==> flow/design.v <==
module register_param #(
    parameter BIT_LENGTH = 2048
) (
    input clk, rst,
    input load,
    input [BIT_LENGTH - 1 : 0] parIn,
    output reg [BIT_LENGTH - 1 : 0] parOut
);
    always@(posedge clk, posedge rst) begin
        if (rst == 1)
            parOut <= 0;
        else begin
            if (load == 1)
                parOut <= parIn;
        end
    end
endmodule
module adder #(
    parameter BIT_LENGTH = 32
) (
    input signed [BIT_LENGTH - 1 : 0] in1, in2,
    input mode,  
    output signed [BIT_LENGTH - 1 : 0] out
);
    assign out = (mode == 1) ? (in1 + in2) : (in1 - in2);
endmodule
module upCounterRE #(
    parameter BIT_LENGTH = 16
) (
    input clk, rst,
    input init_cnt, en_cnt,
    output reg [BIT_LENGTH - 1 : 0] count
);
    always @(posedge clk, posedge rst) begin
        if (rst == 1)
            count <= 0;
        else begin
            if (init_cnt == 1)
                count <= 0;
            else if (en_cnt == 1)
                count <= count + 1;
        end
    end
endmodule
module cordic_linear_DP #(
    parameter FLOAT_SIZE = 24,
    parameter INT_SIZE = 8
) (
    input clk, rst,
    input signed [INT_SIZE + FLOAT_SIZE - 1:0] x, y, z,
    input mode,
    input loadX, loadY, loadZ,loadMode,
    input sel_input, adder_mode,
    input init_cnt, en_cnt,
    output signed [INT_SIZE + FLOAT_SIZE - 1:0] x_out, y_out, z_out,
    output co, phi
);
    wire signed [INT_SIZE + FLOAT_SIZE - 1:0] y_in, z_in;
    wire signed [INT_SIZE + FLOAT_SIZE - 1:0] out_adder_y, out_adder_z;
    assign y_in = (sel_input == 1) ? y : out_adder_y; 
    assign z_in = (sel_input == 1) ? z : out_adder_z; 
    register_param #(.BIT_LENGTH(INT_SIZE + FLOAT_SIZE)) X_Reg(
        .clk(clk),
        .rst(rst),
        .load(loadX),
        .parIn(x),
        .parOut(x_out)
    );
    register_param #(.BIT_LENGTH(INT_SIZE + FLOAT_SIZE)) Y_Reg(
        .clk(clk),
        .rst(rst),
        .load(loadY),
        .parIn(y_in),
        .parOut(y_out)
    );
    register_param #(.BIT_LENGTH(INT_SIZE + FLOAT_SIZE)) Z_Reg(
        .clk(clk),
        .rst(rst),
        .load(loadZ),
        .parIn(z_in),
        .parOut(z_out)
    );
    wire mode_val;
    register_param #(.BIT_LENGTH(1)) M_Reg(
        .clk(clk),
        .rst(rst),
        .load(loadMode),
        .parIn(mode),
        .parOut(mode_val)
    );
    wire [$clog2(FLOAT_SIZE) : 0] iter;
    upCounterRE #(.BIT_LENGTH($clog2(FLOAT_SIZE) + 1)) Iter_Count(
        .clk(clk),
        .rst(rst),
        .init_cnt(init_cnt),
        .en_cnt(en_cnt),
        .count(iter)
    );
    assign co = (iter == (FLOAT_SIZE)) ? 1'b1 : 1'b0;
    wire signed [INT_SIZE + FLOAT_SIZE - 1:0] x_shift, one, one_shift;
    assign x_shift = x >>> iter;
    assign one = { {(INT_SIZE-1){1'b0}}, 1'b1, {(FLOAT_SIZE){1'b0}} }; 
    assign one_shift = one >>> iter;
    adder #(.BIT_LENGTH(INT_SIZE + FLOAT_SIZE)) Y_Adder(
        .in1(y_out),
        .in2(x_shift),
        .mode(adder_mode),
        .out(out_adder_y)
    );
    adder #(.BIT_LENGTH(INT_SIZE + FLOAT_SIZE)) Z_Adder(
        .in1(z_out),
        .in2(one_shift),
        .mode(~adder_mode),
        .out(out_adder_z)
    );
    wire phi_rotate, phi_vector; 
    assign phi_rotate = (z_out[INT_SIZE + FLOAT_SIZE - 1] == 1) ? 1'b0 : 1'b1;
    assign phi_vector = (y_out[INT_SIZE + FLOAT_SIZE - 1] == 1) ? 1'b1 : 1'b0;
    assign phi = (mode_val == 1) ? phi_vector : phi_rotate;
endmodule
module cordic_linear_CU (
    input clk, rst,
    input start,
    input co, phi,
    output reg loadX, loadY, loadZ,loadMode,
    output reg sel_input, adder_mode,
    output reg init_cnt, en_cnt,
    output reg done
);
    parameter [1:0] IDLE = 0, INIT = 1, CALC = 2, DONE = 3;
    reg [1:0] ps, ns;
    always @(ps, start, co) begin
        case (ps)
            IDLE: ns = (start == 1) ? INIT : IDLE;
            INIT: ns = (start == 1 ) ? INIT : CALC;
            CALC: ns = (co == 1) ? DONE : CALC;
            DONE: ns = IDLE;
            default: ns = IDLE;
        endcase
    end
    always @(ps, phi) begin
        loadX = 0;
        loadY = 0;
        loadZ = 0;
        loadMode = 0;
        sel_input = 0;
        adder_mode = 0;
        init_cnt = 0;
        en_cnt = 0;
        done = 0;
        case (ps)
            IDLE: ;
            INIT: begin
                init_cnt = 1;
                loadX = 1;
                loadY = 1;
                loadZ = 1;
                loadMode = 1;
                sel_input = 1;
            end
            CALC: begin
                adder_mode = phi;
                en_cnt = 1;
                sel_input = 0;
                loadY = 1;
                loadZ = 1;
            end 
            DONE: done = 1;
            default: ;
        endcase
    end
    always @(posedge clk or posedge rst) begin
        if (rst == 1)
            ps <= IDLE;
        else 
            ps <= ns;
    end
endmodule
module cordic_linear #(
    parameter FLOAT_SIZE = 24,
    parameter INT_SIZE = 8
) (
    input clk, rst,
    input start,
    input signed [INT_SIZE + FLOAT_SIZE - 1:0] x, y, z,
    input mode,
    output signed [INT_SIZE + FLOAT_SIZE - 1:0] x_out, y_out, z_out,
    output done
);
    wire loadX, loadY, loadZ, loadMode;
    wire sel_input, adder_mode;
    wire init_cnt, en_cnt;
    wire co, phi;
    cordic_linear_DP #(.FLOAT_SIZE(FLOAT_SIZE), .INT_SIZE(INT_SIZE)) DP (
        .clk(clk),
        .rst(rst),
        .x(x),
        .y(y),
        .z(z),
        .mode(mode),
        .loadX(loadX),
        .loadY(loadY),
        .loadZ(loadZ),
        .loadMode(loadMode),
        .sel_input(sel_input),
        .adder_mode(adder_mode),
        .init_cnt(init_cnt),
        .en_cnt(en_cnt),
        .x_out(x_out),
        .y_out(y_out),
        .z_out(z_out),
        .co(co),
        .phi(phi)
    );
    cordic_linear_CU CU (
        .clk(clk),
        .rst(rst),
        .start(start),
        .co(co),
        .phi(phi),
        .loadX(loadX),
        .loadY(loadY),
        .loadZ(loadZ),
        .loadMode(loadMode),
        .sel_input(sel_input),
        .adder_mode(adder_mode),
        .init_cnt(init_cnt),
        .en_cnt(en_cnt),
        .done(done)
    );
endmodule
module reciprocal_float_DP (
    input clk, rst,
    input [31:0] x,
    input loadE, loadM, loadS,
    input selE, start_cordic,
    output [31:0] out,
    output done_cordic, zero_flag
);
    wire [7:0] E_val, E_in;
    wire [7:0] out_sub, E_reg_in;
    assign E_in = x[30:23];
    register_param #(.BIT_LENGTH(8)) E_Reg(
        .clk(clk),
        .rst(rst),
        .load(loadE),
        .parIn(E_reg_in),
        .parOut(E_val)
    );
    wire [22:0] M_val, M_in;
    assign M_in = x[22:0];
    register_param #(.BIT_LENGTH(23)) M_Reg(
        .clk(clk),
        .rst(rst),
        .load(loadM),
        .parIn(M_in),
        .parOut(M_val)
    );
    wire S_val, S_in;
    assign S_in = x[31];
    register_param #(.BIT_LENGTH(1)) S_Reg(
        .clk(clk),
        .rst(rst),
        .load(loadS),
        .parIn(S_in),
        .parOut(S_val)
    );
    assign E_reg_in = (selE == 1) ? E_in : out_sub;
    wire frac_zero;
    assign frac_zero = ~(|M_val);
    wire cin;
    assign cin = (frac_zero == 1) ? 1'b1 : 1'b0;
    assign out_sub = $unsigned(8'd253) - $unsigned(E_val) + cin;
    localparam FLOAT_SIZE = 24;
    localparam INT_SIZE = 2;
    wire signed [INT_SIZE + FLOAT_SIZE - 1:0] x_in, z, y;
    assign y = { {(INT_SIZE-1){1'b0}}, 1'b1, {(FLOAT_SIZE){1'b0}} };  
    assign z = {(INT_SIZE + FLOAT_SIZE){1'b0}};  
    assign x_in = { 2'b01, M_val, 1'b0};
    wire mode;
    assign mode = 1'b1;  
    wire signed [INT_SIZE + FLOAT_SIZE - 1:0] x_out, y_out, z_out;
    cordic_linear #(.FLOAT_SIZE(FLOAT_SIZE), .INT_SIZE(INT_SIZE)) Cordic_core(
        .clk(clk),
        .rst(rst),
        .start(start_cordic),
        .x(x_in),
        .y(y),
        .z(z),
        .mode(mode),
        .x_out(x_out),
        .y_out(y_out),
        .z_out(z_out),
        .done(done_cordic)
    );
    assign out = {S_val, E_val, z_out[22:0] };
    wire exp_zero;
    assign exp_zero = ~(|E_val);
    assign zero_flag = exp_zero && frac_zero;
endmodule
module reciprocal_float_CU (
    input clk, rst,
    input start,
    input done_cordic, zero_input,
    output reg loadE, loadM, loadS,
    output reg selE, start_cordic,
    output reg done, zero_flag
);
    parameter [2:0] IDLE = 0, INIT = 1, EXP = 2, CALC = 3, ZERO = 4;
    reg [2:0] ps, ns;
    always @(ps, start, zero_input, done_cordic) begin
        case (ps)
            IDLE: ns = (start == 1) ? INIT : IDLE;
            INIT: ns = (start == 1) ? INIT : EXP;
            EXP: ns = (zero_input == 1) ? ZERO : CALC;
            CALC: ns = (done_cordic == 1) ? IDLE : CALC;
            ZERO: ns = IDLE; 
            default: ns = IDLE;
        endcase
    end
    always @(ps, done_cordic, zero_input) begin
        loadE = 0;
        loadM = 0;
        loadS = 0;
        selE = 0;
        start_cordic = 0;
        done = 0;
        zero_flag = 0;
        case (ps)
            IDLE: ;
            INIT: begin
                selE = 1;
                loadE = 1;
                loadM = 1;
                loadS = 1;
            end 
            EXP: begin
                loadE = 1;
                start_cordic = ~zero_input;  
            end
            CALC: done = done_cordic;
            ZERO: begin
                done = 1;
                zero_flag = 1;
            end
            default: ;
        endcase
    end
    always @(posedge clk or posedge rst) begin
        if (rst == 1)
            ps <= IDLE;
        else 
            ps <= ns;
    end
endmodule
module reciprocal_float(
    input clk, rst,
    input start,
    input [31:0] x,
    output [31:0] out,
    output done, zero_flag
);
    wire loadE, loadM, loadS;
    wire selE, start_cordic;
    wire done_cordic, zero_input;
    reciprocal_float_DP DP (
        .clk(clk),
        .rst(rst),
        .x(x),
        .loadE(loadE),
        .loadM(loadM),
        .loadS(loadS),
        .selE(selE),
        .start_cordic(start_cordic),
        .out(out),
        .done_cordic(done_cordic),
        .zero_flag(zero_input)
    );
    reciprocal_float_CU CU (
        .clk(clk),
        .rst(rst),
        .start(start),
        .done_cordic(done_cordic),
        .zero_input(zero_input),
        .loadE(loadE),
        .loadM(loadM),
        .loadS(loadS),
        .selE(selE),
        .start_cordic(start_cordic),
        .done(done),
        .zero_flag(zero_flag)
    );
endmodule
# Tool chain data of reciprocal_float
# Module reciprocal_float before and after one edit of its RTL, step after step.
# Lines under "orig" count in the file above, lines under "edited" in the edited file.
# "delta": "edited" minus "orig" as printed here. "change_rel_pct": 100 x difference / "orig".
# Operators: Yosys type, input widths -> output width; for muxes data width and select width s.
# Cell names lack the library's common part.
# The mark -- stands for no value.
# inputs
top_module	reciprocal_float
clock	clk
library	sky130hd
lib_corner	tt_025C_1v80

# Diff
# Unified diff, file above to edited file.
# The edited RTL no longer does the same as the RTL above: the edit was made by script, with no optimisation intended.
# begin of diff
@@ -102,10 +102,14 @@
     assign one = { {(INT_SIZE-1){1'b0}}, 1'b1, {(FLOAT_SIZE){1'b0}} }; 
     assign one_shift = one >>> iter;
+    wire signed [INT_SIZE + FLOAT_SIZE - 1:0] out_adder_y_m, out_adder_y_s;
     adder #(.BIT_LENGTH(INT_SIZE + FLOAT_SIZE)) Y_Adder(
         .in1(y_out),
         .in2(x_shift),
         .mode(adder_mode),
-        .out(out_adder_y)
-    );
+        .out(out_adder_y_m)
+    );
+    adder #(.BIT_LENGTH(INT_SIZE + FLOAT_SIZE)) Y_Adder_b (.in1(y_out), .in2(x_shift),
+        .mode(~adder_mode), .out(out_adder_y_s));
+    assign out_adder_y = out_adder_y_m ^ out_adder_y_s;
     adder #(.BIT_LENGTH(INT_SIZE + FLOAT_SIZE)) Z_Adder(
         .in1(z_out),
# end of diff

# Word-level counts
# Yosys after proc, flatten, opt, wreduce and memory -nomap, before mapping. Memory bits, and registers merged into a memory's read port (data or address), are not among the register bits. Print and check cells are not counted. Equal cells are merged and count once.
# word_totals
item	orig	edited	delta	change_rel_pct
inputBits	35	35	0	0.00
regBits	96	96	0	0.00
elab_cells	72	74	2	2.78
# classes
item	orig	edited	delta	change_rel_pct
shifts	2	2	0	0.00
n_logic	3	4	1	33.33
mux	31	32	1	3.23
equal	8	8	0	0.00
n_addsub	7	7	0	0.00
n_reduce_logical	12	12	0	0.00
# ops
op	orig	edited	delta	change_rel_pct
$mux 26	4	5	1	25.00
$xor 26x26->26	0	1	1	--
# Unchanged operator kinds not shown: 30.

# Longest topological paths
# Longest topological path by Yosys (ltp), each cell counted once; first at word level (registers and memories cut), then after technology mapping (sequential cells cut; the memories' decode and read muxes count).
# logic_depth
item	orig	edited	delta	change_rel_pct
word_depth	7	7	0	0.00
ABC_AREA	0	0	--	--
mapped_depth	26	24	-2	-7.69

# After synthesis
# The flow's flattened synthesis, as Yosys stat reports it; memories are mapped. The netlist is that of the ABC_AREA named above (0 if unset); the other value can give another one.
# by_type
type	orig	edited	delta	change_rel_pct
nor2_1	70	119	49	70.00
nand2_1	132	167	35	26.52
inv_1	29	58	29	100.00
ha_1	63	84	21	33.33
xnor2_1	40	19	-21	-52.50
a21oi_1	75	93	18	24.00
a21o_1	20	36	16	80.00
nand2b_1	8	24	16	200.00
mux4_2	19	4	-15	-78.95
a211oi_1	7	22	15	214.29
nand3_1	18	32	14	77.78
clkbuf_1	46	58	12	26.09
o21bai_1	4	15	11	275.00
nor2b_1	13	21	8	61.54
mux2i_1	10	17	7	70.00
or2_2	2	9	7	350.00
o21ai_0	101	95	-6	-5.94
mux2_2	41	35	-6	-14.63
# Unchanged cell types not shown: 8.
# The list need not be complete.
# synth_totals
item	orig	edited	delta	change_rel_pct
n_buf	82	95	13	15.85
cells	1067	1290	223	20.90
ff_cells	100	100	0	0.00
yosys_area_um2	9162.5	10114.7	952.2	10.39
seqArea_um2	2504.9	2504.9	0.0	0.00
# The figures by module come from a second, unflattened synthesis with its own total; it is not the netlist above.
# unflattened
item	orig	edited	delta	change_rel_pct
cells_unflattened	1162	1512	350	30.12
hier_area_um2	11626.2	13663.1	2036.9	17.52
# Each row is one instance without its submodules.
# by_module_orig
mod	n_cells	mod_area_um2	n_inst	mod_seq_area_um2
adder #(BIT_LENGTH=26)	263	1885.6	2	0.0
register_param #(BIT_LENGTH=26)	56	1073.5	3	650.6
cordic_linear_DP	278	2348.5	1	0.0
register_param #(BIT_LENGTH=23)	49	860.8	1	575.6
register_param #(BIT_LENGTH=8)	18	335.3	1	200.2
reciprocal_float_DP	51	315.3	1	0.0
upCounterRE #(BIT_LENGTH=6)	27	277.8	1	150.1
reciprocal_float_CU	19	210.2	1	126.4
cordic_linear_CU	20	198.9	1	101.3
register_param #(BIT_LENGTH=1)	3	43.8	2	25.0
cordic_linear	0	0.0	1	0.0
reciprocal_float	0	0.0	1	0.0
# by_module_edited
mod	n_cells	mod_area_um2	n_inst	mod_seq_area_um2
adder #(BIT_LENGTH=26)	272	1856.8	3	0.0
register_param #(BIT_LENGTH=26)	56	1073.5	3	650.6
cordic_linear_DP	338	2586.2	1	0.0
register_param #(BIT_LENGTH=23)	49	860.8	1	575.6
register_param #(BIT_LENGTH=8)	18	335.3	1	200.2
reciprocal_float_DP	51	315.3	1	0.0
upCounterRE #(BIT_LENGTH=6)	27	277.8	1	150.1
reciprocal_float_CU	19	210.2	1	126.4
cordic_linear_CU	20	198.9	1	101.3
register_param #(BIT_LENGTH=1)	3	43.8	2	25.0
cordic_linear	0	0.0	1	0.0
reciprocal_float	0	0.0	1	0.0

# Worst setup path after synthesis
# Source: OpenSTA report_checks on the synthesized netlist (no wires, ideal clock, input and output delay 20% of the period each), path of least setup slack; recovery checks are left aside. Register names are those of the netlist, which keeps one name where synthesis merged equal registers.
# synth_timing
item	orig	edited	delta	change_rel_pct
kind	reg2reg	reg2reg	--	--
from	register DP.Cordic_core.DP.Iter_Count.count[0]	register DP.Cordic_core.DP.Iter_Count.count[0]	--	--
to	register DP.Cordic_core.DP.Y_Reg.parOut[25]	register DP.Cordic_core.DP.Z_Reg.parOut[21]	--	--
arrival_time_ns	5.208	4.727	-0.481	-9.24
path_slack_ns	5.657	6.152	0.495	--
launch_ns	0.000	0.000	0.000	--
driving_pins	24	20	-4	-16.67
path_delay_ns	5.343	4.849	-0.494	-9.25
setup_time_ns	0.135	0.122	-0.013	--
tclk_ns	11.0	11.0	0.0	0.00
synth_period_reached_ns	5.343	4.848	-0.495	-9.26
# "path_delay_ns" is the arrival time less input delay plus setup time.
# "driving_pins": output pins that drive a net of the path, with the launching flip-flop's if there is one; two outputs of one cell count as two.
# "synth_period_reached_ns" is the clock period less the worst setup slack; recovery checks do not enter. This is arithmetic on one report: input and output delays are still those of the set period (20% each).
# Between the ends stands the longest chain of elaborated cells between them, by number of cells; it is not shown to be the way that was timed. Of several equally long chains one is given.
# Each line given opens the expression or statement behind the cell; cells for indexed reads and writes are added by Yosys, which also makes memories of some case tables.
# A register here has more assigning lines than the two given.
# synth_via_orig
cell_sequence	dfrtp_1 buf_6 buf_2 inv_1 ha_1 and3b_1 a31oi_1 a211o_1 o211a_1 ha_1 nand2_1 or4_1 o41ai_1 xnor2_1 ha_1 a21o_1 a22o_1 o41ai_1 o21ai_0 a21oi_1 o31ai_1 and4_1 a2111oi_2 nand3_1
elab_chain_len	4
cone_cells	5
# synth_lines_orig
item	line	rtl
start, declared	32	output reg [BIT_LENGTH - 1 : 0] count
start, assigned	36	count <= 0;
start, assigned	41	count <= count + 1;
$sshr 26x6->26	101	assign x_shift = x >>> iter;
$sub 26x26->26	25	assign out = (mode == 1) ? (in1 + in2) : (in1 - in2);
$mux 26	25
$mux 26	60	assign y_in = (sel_input == 1) ? y : out_adder_y;
end, assigned	11	parOut <= 0;
end, assigned	14	parOut <= parIn;
end, declared	7	output reg [BIT_LENGTH - 1 : 0] parOut
# synth_via_edited
cell_sequence	dfrtp_1 clkbuf_1 inv_1 clkbuf_1 ha_1 clkbuf_1 nor2b_1 nand3_1 ha_1 o211ai_1 nand2_1 xor2_1 ha_1 and3_1 and3_1 a2111oi_4 o31ai_1 o211a_1 or3_1 a32o_1
elab_chain_len	4
cone_cells	5
# synth_lines_edited
item	line	rtl
start, declared	32	output reg [BIT_LENGTH - 1 : 0] count
start, assigned	36	count <= 0;
start, assigned	41	count <= count + 1;
$sshr 26x6->26	103	assign one_shift = one >>> iter;
$add 26x26->26	25	assign out = (mode == 1) ? (in1 + in2) : (in1 - in2);
$mux 26	25
$mux 26	61	assign z_in = (sel_input == 1) ? z : out_adder_z;
end, assigned	11	parOut <= 0;
end, assigned	14	parOut <= parIn;
end, declared	7	output reg [BIT_LENGTH - 1 : 0] parOut

# Path in the finished layout
# Path of least setup slack in the final report of the runs of pair 1 (OpenROAD, finished layout, wires in). Where an end is a register, its clock arrival counts in the times.
# layout_timing
item	orig	edited	delta	change_rel_pct
kind	reg2reg	reg2reg	--	--
from	register DP.Cordic_core.DP.Iter_Count.count[1]	register DP.Cordic_core.DP.Iter_Count.count[0]	--	--
to	register DP.Cordic_core.DP.Y_Reg.parOut[25]	register DP.Cordic_core.DP.Z_Reg.parOut[21]	--	--
tclk_ns	6.48	6.48	0.00	0.00
path_slack_ns	0.57	0.92	0.35	--
arrival_time_ns	6.14	5.81	-0.33	-5.37
launch_ns	0.36	0.36	0.00	0.00
driving_pins	19	20	1	5.26
setup_time_ns	0.12	0.10	-0.02	--
# Between the ends stands the longest chain of elaborated cells between them, by number of cells; it is not shown to be the way that was timed. Of several equally long chains one is given.
# A register here has more assigning lines than the two given.
# layout_via_orig
cell_sequence	dfrtp_2 buf_4 mux4_2 mux2_2 a222oi_1 nand4_1 or4_1 o41ai_2 xnor2_1 ha_1 a21o_1 a22o_1 o41ai_1 o21ai_0 a21oi_1 o31ai_1 and4_1 a2111oi_2 nand3_1
elab_chain_len	4
cone_cells	5
# layout_lines_orig
item	line	rtl
start, declared	32	output reg [BIT_LENGTH - 1 : 0] count
start, assigned	36	count <= 0;
start, assigned	41	count <= count + 1;
$sshr 26x6->26	101	assign x_shift = x >>> iter;
$sub 26x26->26	25	assign out = (mode == 1) ? (in1 + in2) : (in1 - in2);
$mux 26	25
$mux 26	60	assign y_in = (sel_input == 1) ? y : out_adder_y;
end, assigned	11	parOut <= 0;
end, assigned	14	parOut <= parIn;
end, declared	7	output reg [BIT_LENGTH - 1 : 0] parOut
# layout_via_edited
cell_sequence	dfrtp_1 buf_4 inv_1 buf_4 ha_1 nor2b_1 nand3_1 ha_1 o211ai_1 nand2_1 xor2_1 ha_1 a21o_1 a21oi_1 nor2b_1 a2111oi_4 o31ai_1 o211a_1 or3_1 a32o_1
elab_chain_len	4
cone_cells	5
# layout_lines_edited
item	line	rtl
start, declared	32	output reg [BIT_LENGTH - 1 : 0] count
start, assigned	36	count <= 0;
start, assigned	41	count <= count + 1;
$sshr 26x6->26	103	assign one_shift = one >>> iter;
$add 26x26->26	25	assign out = (mode == 1) ? (in1 + in2) : (in1 - in2);
$mux 26	25
$mux 26	61	assign z_in = (sel_input == 1) ? z : out_adder_z;
end, assigned	11	parOut <= 0;
end, assigned	14	parOut <= parIn;
end, declared	7	output reg [BIT_LENGTH - 1 : 0] parOut

# Layout results
# Runs of the flow (Yosys, OpenROAD) on both versions; the two runs of a pair have the same settings. The constraints put input and output delay at 20% of the set period each and load the outputs with 0.01 pF.
# flow_settings_pair_1
CORE_UTILIZATION	40
period_ns	6.48
CAP_MARGIN	20
CORE_MARGIN	2
SLEW_MARGIN	20
# results_pair_1
item	orig	edited	delta	change_rel_pct
final_power_w	0.001588	0.001567	-0.000021	-1.32
util_pct	45.4	44.6	-0.8	--
dieArea_um2	24133.6	26575.5	2441.9	10.12
achievedPeriod_ns	5.910	5.555	-0.355	-6.01
ws_setup_ns	0.570	0.925	0.355	--
hold_worst_slack_ns	0.480	0.504	0.024	--
synth_chip_area_um2	9162.5	10114.7	952.2	10.39
# flow_settings_pair_2
CORE_ASPECT_RATIO	1.51
CORE_UTILIZATION	57
MAX_ROUTING_LAYER	met5
PLACE_DENSITY_LB_ADDON	0.16
SETUP_SLACK_MARGIN	0.1
period_ns	6.13
CAP_MARGIN	20
CORE_MARGIN	2
SLEW_MARGIN	20
# results_pair_2
item	orig	edited	delta	change_rel_pct
final_power_w	0.00172	0.001666	-0.000054	-3.14
util_pct	64.3	63.7	-0.6	--
dieArea_um2	17126.0	18849.2	1723.2	10.06
achievedPeriod_ns	5.708	5.137	-0.571	-10.00
ws_setup_ns	0.422	0.993	0.571	--
hold_worst_slack_ns	0.485	0.499	0.014	--
synth_chip_area_um2	9162.5	10114.7	952.2	10.39
# "achievedPeriod_ns" means the clock period less the worst setup slack. The figure is calculated, with input and output delays left at 20% of the set period.
# "final_power_w" rests on the timing tool's default activity at the inputs, not on a simulated workload.
